==> flow/design.v <==
module apb_slave (
  input  logic        PCLK,
  input  logic        PRESETn,
  input  logic [31:0] PADDR,
  input  logic        PSEL,
  input  logic        PENABLE,
  input  logic        PWRITE,
  input  logic [31:0] PWDATA,
  output logic [31:0] PRDATA,
  output logic        PREADY,
  output logic        PSLVERR
);
  logic [15:0] [31:0] registers;
  logic [3:0] addr_index;
  logic       addr_valid;
  assign addr_index = PADDR[5:2];
  assign addr_valid = (PADDR[31:6] == 0);
  typedef enum logic [1:0] {
    IDLE,
    SETUP,
    ACCESS
  } apb_state_t;
  apb_state_t current_state, next_state;
  always_ff @(posedge PCLK or negedge PRESETn) begin
    if (!PRESETn) begin
      current_state <= IDLE;
    end else begin
      current_state <= next_state;
    end
  end
  always_comb begin
    case (current_state)
      IDLE: begin
        if (PSEL && !PENABLE)
          next_state = SETUP;
        else
          next_state = IDLE;
      end
      SETUP: begin
        if (PSEL && PENABLE)
          next_state = ACCESS;
        else
          next_state = IDLE;
      end
      ACCESS: begin
        if (PSEL && !PENABLE)
          next_state = SETUP;
        else
          next_state = IDLE;
      end
      default:
        next_state = IDLE;
    endcase
  end
  always_ff @(posedge PCLK or negedge PRESETn) begin
    if (!PRESETn) begin
      for (int i = 0; i < 16; i++)
        registers[i] <= 32'h0;
      PRDATA <= 32'h0;
      PREADY <= 1'b1;   
      PSLVERR <= 1'b0;  
    end
    else begin
      PREADY <= (next_state != SETUP);
      PSLVERR <= 1'b0;
      if (current_state == SETUP && PSEL && PENABLE) begin
        if (!addr_valid) begin
          PSLVERR <= 1'b1;
        end
        else if (!PWRITE) begin
          PRDATA <= registers[addr_index];
        end
      end
      if (current_state == ACCESS && PSEL && PENABLE && addr_valid && PWRITE) begin
        registers[addr_index] <= PWDATA;
      end
    end
  end
endmodule
# == From RTL to reports: apb_slave ==
# What the tools print for apb_slave, step after step.
# Lines are those of the file above, counted from 1.
# Library cell names are shortened.
# Not given: n/a
# design
top_module,apb_slave
clock_port,PCLK
cell_library,sky130hd
pvt_corner,tt_025C_1v80

# == Word level ==
# Counts by Yosys on the flattened word-level netlist (proc, flatten, opt, wreduce; memories kept). Register bits leave out memories and registers merged into their read ports (data or address); mux counts leave out enables and synchronous resets folded into registers. Print and check cells are left out. Cells with the same type and inputs are merged into one.
# bits
out_inout_bits,34
reg_bits,548
inputBits,69
wordCells,34
# op_classes
n_reduce_logical,13
eq_ne,3
addsub,1
bitwise,4
shift,3
n_mux,5
# ops
op,count
variable shift 32 x 33 -> 512 bit,1
variable shift 32 x 33 -> 512 bit (first input constant),1
indexed select 512 x 10 -> 32 bit,1
AND 512 bit,1
bitwise OR 512 bit,1
inverter 512 bit,1
negator 9 -> 33 bit,1
logical NOT 26 bit,1
logical AND 1 bit,8
parallel mux 2 bit (select 2 bit),1
AND reduction 3 bit,1
two-way mux 1 bit,3
equality test 2 x 1 -> 1 bit (second input constant),1
inequality test 2 x 1 -> 1 bit (second input constant),1
equality test 2 bit (second input constant),1
logical NOT 2 bit,1
OR reduction 2 bit,1
two-way mux 2 bit,1
inverter 1 bit,1
logical NOT 1 bit,1

# == Logic depth ==
# Depth = most cells in a row (Yosys ltp): at word level without a register or memory, in the mapped netlist without a sequential cell, where the memories' decode and read muxes count.
# logic_depth
word_depth,5
ABC_AREA,0
depth_mapped,12
depth_no_buf,7

# == Synthesis result ==
# The flow's flattened synthesis, as Yosys stat reports it; memories are mapped. The netlist is that of the ABC_AREA named above (0 if unset); the other value can give another one.
# The area totals of this step are shown rounded.
# by_type
cell_type,count,type_area_um2
dfrtp_1,547,1.37E+04
mux2_2,464,5.23E+03
mux4_2,128,2.88E+03
mux2_1,66,743.213
a22oi_1,64,480.461
clkbuf_1,71,266.506
mux2_4,14,210.202
buf_6,17,191.434
nand2_1,39,146.39
buf_2,21,105.101
buf_1,21,78.826
dfstp_2,2,52.55
nor4_1,8,50.048
nand2_4,4,45.043
nor2_1,11,41.29
ha_1,2,25.024
nand4_1,4,25.024
inv_1,6,22.522
# Other cell types: 20; their cells: 29.
# synth_totals
ffs,549
yosys_area_um2,24500
n_buf,131
seq_area_um2,13740
mapped_cells,1518

# == Timing after synthesis ==
# Source: OpenSTA report_checks on the synthesized netlist (no wires, ideal clock, input and output delay 20% of the period each), path of least setup slack; recovery checks are left aside. Register names are those of the netlist, which keeps one name where synthesis merged equal registers.
# synth_path
path_type,input-to-reg
startpoint,input port PADDR[2]
endpoint,register registers
path_delay_ps,2882
required_ps,4875
setup_time_ps,125
t_arrival_ps,3757
input_delay_ps,1000
clock_period_ps,5000
path_stages,10
slack_ps,1118
n_path_buf,4
t_first_pin_ps,1000
period_less_setup_slack_ps,3882
# "path_delay_ps" = arrival - input delay + setup time.
# "path_stages": output pins that drive a net of the path, with the launching flip-flop's if there is one; two outputs of one cell count as two.
# "period_less_setup_slack_ps" = period - worst setup slack (recovery checks aside). The figure is calculated, with input and output delays left at 20% of the set period.
# An end named without its bit number is one bit of that signal or, where synthesis recoded a state register, one of its new flip-flops.
# The rows between start and end are the longest chain of elaborated cells between them; the timing report does not say that the signal goes this way. Where chains are equally long, one stands for them.
# Each line given opens the expression or statement behind the cell; cells for indexed reads and writes are added by Yosys, which also makes memories of some case tables.
# synth_between
path_cell_list,buf_2 clkbuf_1 buf_1 nor3_1 ha_1 or4b_4 nor4_4 nand2_4 buf_6 mux2_4
elab_chain_cells,5
cone_cells,6
lines_between,1
cone_classes,1 x add/sub; 2 x shift; 3 x logic
# synth_lines
element,line_no,source
from (decl),4,"input  logic [31:0] PADDR,"
negator 9 -> 33 bit,75,registers[addr_index] <= PWDATA;
variable shift 32 x 33 -> 512 bit,75,
inverter 512 bit,75,
AND 512 bit,75,
bitwise OR 512 bit,75,
to (assign),75,
to (decl),13,logic [15:0] [31:0] registers;

# == Timing after layout ==
# Path of least setup slack in the final report of run B (OpenROAD, finished layout, wires in). Where an end is a register, its clock arrival counts in the times.
# The report prints the path's times to 10 ps; the period is as set.
# layout_path
path_type,input-to-reg
startpoint,input port PADDR[5]
endpoint,register registers
n_path_buf,3
slack_ps,140
required_ps,3040
input_delay_ps,510
t_arrival_ps,2900
t_first_pin_ps,510
clock_period_ps,2570
setup_time_ps,110
path_stages,9
# An end named without its bit number is one bit of that signal or, where synthesis recoded a state register, one of its new flip-flops.
# The rows between start and end are the longest chain of elaborated cells between them; the timing report does not say that the signal goes this way. Where chains are equally long, one stands for them.
# layout_between
path_cell_list,clkdlybuf4s50_1 inv_1 ha_1 or4b_4 nor4_4 buf_4 nand2_4 buf_4 mux2_4
elab_chain_cells,5
cone_cells,6
lines_between,1
cone_classes,1 x add/sub; 2 x shift; 3 x logic
# layout_lines
element,line_no,source
from (decl),4,"input  logic [31:0] PADDR,"
negator 9 -> 33 bit,75,registers[addr_index] <= PWDATA;
variable shift 32 x 33 -> 512 bit,75,
inverter 512 bit,75,
AND 512 bit,75,
bitwise OR 512 bit,75,
to (assign),75,
to (decl),13,logic [15:0] [31:0] registers;

--- measured runs ---
Measured data: module apb_slave, platform sky130hd, 4 stored runs of the flow under differing settings, order arbitrary. Input and output delays are each 20% of the period that was set; the output load is 0.01 pF.
"achieved_period_ps" = clock period - worst setup slack. The figure is calculated, with input and output delays left at 20% of the set period.
"timing.worst_path_ps" = time allowed to the worst setup path (clock period - input delay - output delay, where it has them) - its slack; a late launch clock adds to it, a late capture clock takes from it.
"design_power_uw" rests on the timing tool's default activity at the inputs, not on a simulated workload.
"timing.worst_path_ps" is known to 10 ps.
The measured numbers are rounded.

Run A, flow files:
==> flow/run.sh <==
#!/bin/bash
# the make line also repeats the synthesis and layout settings of config.mk as NAME=value (left out here)
make -C /OpenROAD-flow-scripts/flow DESIGN_CONFIG=/design/flow/config.mk WORK_HOME=/design/flow/orfs CLKGATE_MAP_FILE= finish
==> flow/config.mk <==
export PLATFORM = sky130hd
export DESIGN_NAME = apb_slave
export DESIGN_NICKNAME = apb_slave
export VERILOG_FILES = /design/flow/design.v
export SDC_FILE = /design/flow/constraint.sdc
export NUM_CORES = 4
export LEC_CHECK = 0
export ABC_AREA = 1
export CAP_MARGIN = 10
export CELL_PAD_IN_SITES_DETAIL_PLACEMENT = 1
export CELL_PAD_IN_SITES_GLOBAL_PLACEMENT = 0
export CORE_ASPECT_RATIO = 1.87
export CORE_MARGIN = 2
export CORE_UTILIZATION = 57
export GPL_ROUTABILITY_DRIVEN = 0
export GPL_TIMING_DRIVEN = 0
export HOLD_SLACK_MARGIN = 0.25
export MAX_ROUTING_LAYER = met5
export MIN_ROUTING_LAYER = met2
export PLACE_DENSITY = 0.46
export SLEW_MARGIN = 20
export TNS_END_PERCENT = 80
==> flow/constraint.sdc <==
create_clock -name core_clock -period 5.12 [get_ports {PCLK}]
set_input_delay 1.0240 -clock core_clock [delete_from_list [all_inputs] [get_ports {PCLK}]]
set_output_delay 1.0240 -clock core_clock [all_outputs]
set_load 0.01 [all_outputs]

Run A: did not finish, routing stopped with GRT-0116

Run B, flow files:
==> flow/run.sh <==
#!/bin/bash
# the make line also repeats the synthesis and layout settings of config.mk as NAME=value (left out here)
make -C /OpenROAD-flow-scripts/flow DESIGN_CONFIG=/design/flow/config.mk WORK_HOME=/design/flow/orfs CLKGATE_MAP_FILE= finish
==> flow/config.mk <==
export PLATFORM = sky130hd
export DESIGN_NAME = apb_slave
export DESIGN_NICKNAME = apb_slave
export VERILOG_FILES = /design/flow/design.v
export SDC_FILE = /design/flow/constraint.sdc
export NUM_CORES = 4
export LEC_CHECK = 0
export CAP_MARGIN = 20
export CELL_PAD_IN_SITES_DETAIL_PLACEMENT = 0
export CORE_MARGIN = 2
export CORE_UTILIZATION = 30
export GPL_TIMING_DRIVEN = 1
export MAX_ROUTING_LAYER = met4
export PLACE_DENSITY_LB_ADDON = 0.03
export SLEW_MARGIN = 20
==> flow/constraint.sdc <==
create_clock -name core_clock -period 2.57 [get_ports {PCLK}]
set_input_delay 0.5140 -clock core_clock [delete_from_list [all_inputs] [get_ports {PCLK}]]
set_output_delay 0.5140 -clock core_clock [all_outputs]
set_load 0.01 [all_outputs]

==> results of run B, as CSV <==
result,value
setupTns_ps,0
design_power_uw,18690
ws_setup_ps,137
timing.worst_path_ps,1920
critical_path_kind,"input-to-reg"
final_util_pct,36.9
die_footprint_um2,83980
achieved_period_ps,2433
synthArea_um2,24500
final_cell_area_um2,29780

Run C, flow files:
==> flow/run.sh <==
#!/bin/bash
# the make line also repeats the synthesis and layout settings of config.mk as NAME=value (left out here)
make -C /OpenROAD-flow-scripts/flow DESIGN_CONFIG=/design/flow/config.mk WORK_HOME=/design/flow/orfs CLKGATE_MAP_FILE= finish
==> flow/config.mk <==
export PLATFORM = sky130hd
export DESIGN_NAME = apb_slave
export DESIGN_NICKNAME = apb_slave
export VERILOG_FILES = /design/flow/design.v
export SDC_FILE = /design/flow/constraint.sdc
export NUM_CORES = 4
export LEC_CHECK = 0
export ABC_AREA = 1
export CAP_MARGIN = 20
export CELL_PAD_IN_SITES_GLOBAL_PLACEMENT = 2
export CORE_ASPECT_RATIO = 0.91
export CORE_MARGIN = 4
export CORE_UTILIZATION = 57
export CTS_CLUSTER_DIAMETER = 267
export GPL_ROUTABILITY_DRIVEN = 0
export GPL_TIMING_DRIVEN = 0
export HOLD_SLACK_MARGIN = 0.26
export MAX_ROUTING_LAYER = met4
export MIN_ROUTING_LAYER = met1
export SLEW_MARGIN = 20
export TNS_END_PERCENT = 45
==> flow/constraint.sdc <==
create_clock -name core_clock -period 5.0 [get_ports {PCLK}]
set_input_delay 1.0000 -clock core_clock [delete_from_list [all_inputs] [get_ports {PCLK}]]
set_output_delay 1.0000 -clock core_clock [all_outputs]
set_load 0.01 [all_outputs]

Run C: did not finish, placement stopped with GPL-0301

Run D, flow files:
==> flow/run.sh <==
#!/bin/bash
# the make line also repeats the synthesis and layout settings of config.mk as NAME=value (left out here)
make -C /OpenROAD-flow-scripts/flow DESIGN_CONFIG=/design/flow/config.mk WORK_HOME=/design/flow/orfs CLKGATE_MAP_FILE= finish
==> flow/config.mk <==
export PLATFORM = sky130hd
export DESIGN_NAME = apb_slave
export DESIGN_NICKNAME = apb_slave
export VERILOG_FILES = /design/flow/design.v
export SDC_FILE = /design/flow/constraint.sdc
export NUM_CORES = 4
export LEC_CHECK = 0
export CAP_MARGIN = 20
export CORE_ASPECT_RATIO = 1.26
export CORE_MARGIN = 4
export CORE_UTILIZATION = 33
export CTS_CLUSTER_DIAMETER = 197
export CTS_CLUSTER_SIZE = 63
export MAX_ROUTING_LAYER = met4
export PLACE_DENSITY_LB_ADDON = 0.03
export SLEW_MARGIN = 10
export TNS_END_PERCENT = 90
==> flow/constraint.sdc <==
create_clock -name core_clock -period 5.49 [get_ports {PCLK}]
set_input_delay 1.0980 -clock core_clock [delete_from_list [all_inputs] [get_ports {PCLK}]]
set_output_delay 1.0980 -clock core_clock [all_outputs]
set_load 0.01 [all_outputs]

==> results of run D, as CSV <==
result,value
achieved_period_ps,3694
ws_setup_ps,1796
final_util_pct,36.7
design_power_uw,6095
final_cell_area_um2,26890
die_footprint_um2,78710
setupTns_ps,0
synthArea_um2,24500
timing.worst_path_ps,2600
critical_path_kind,"input-to-reg"
--- end ---
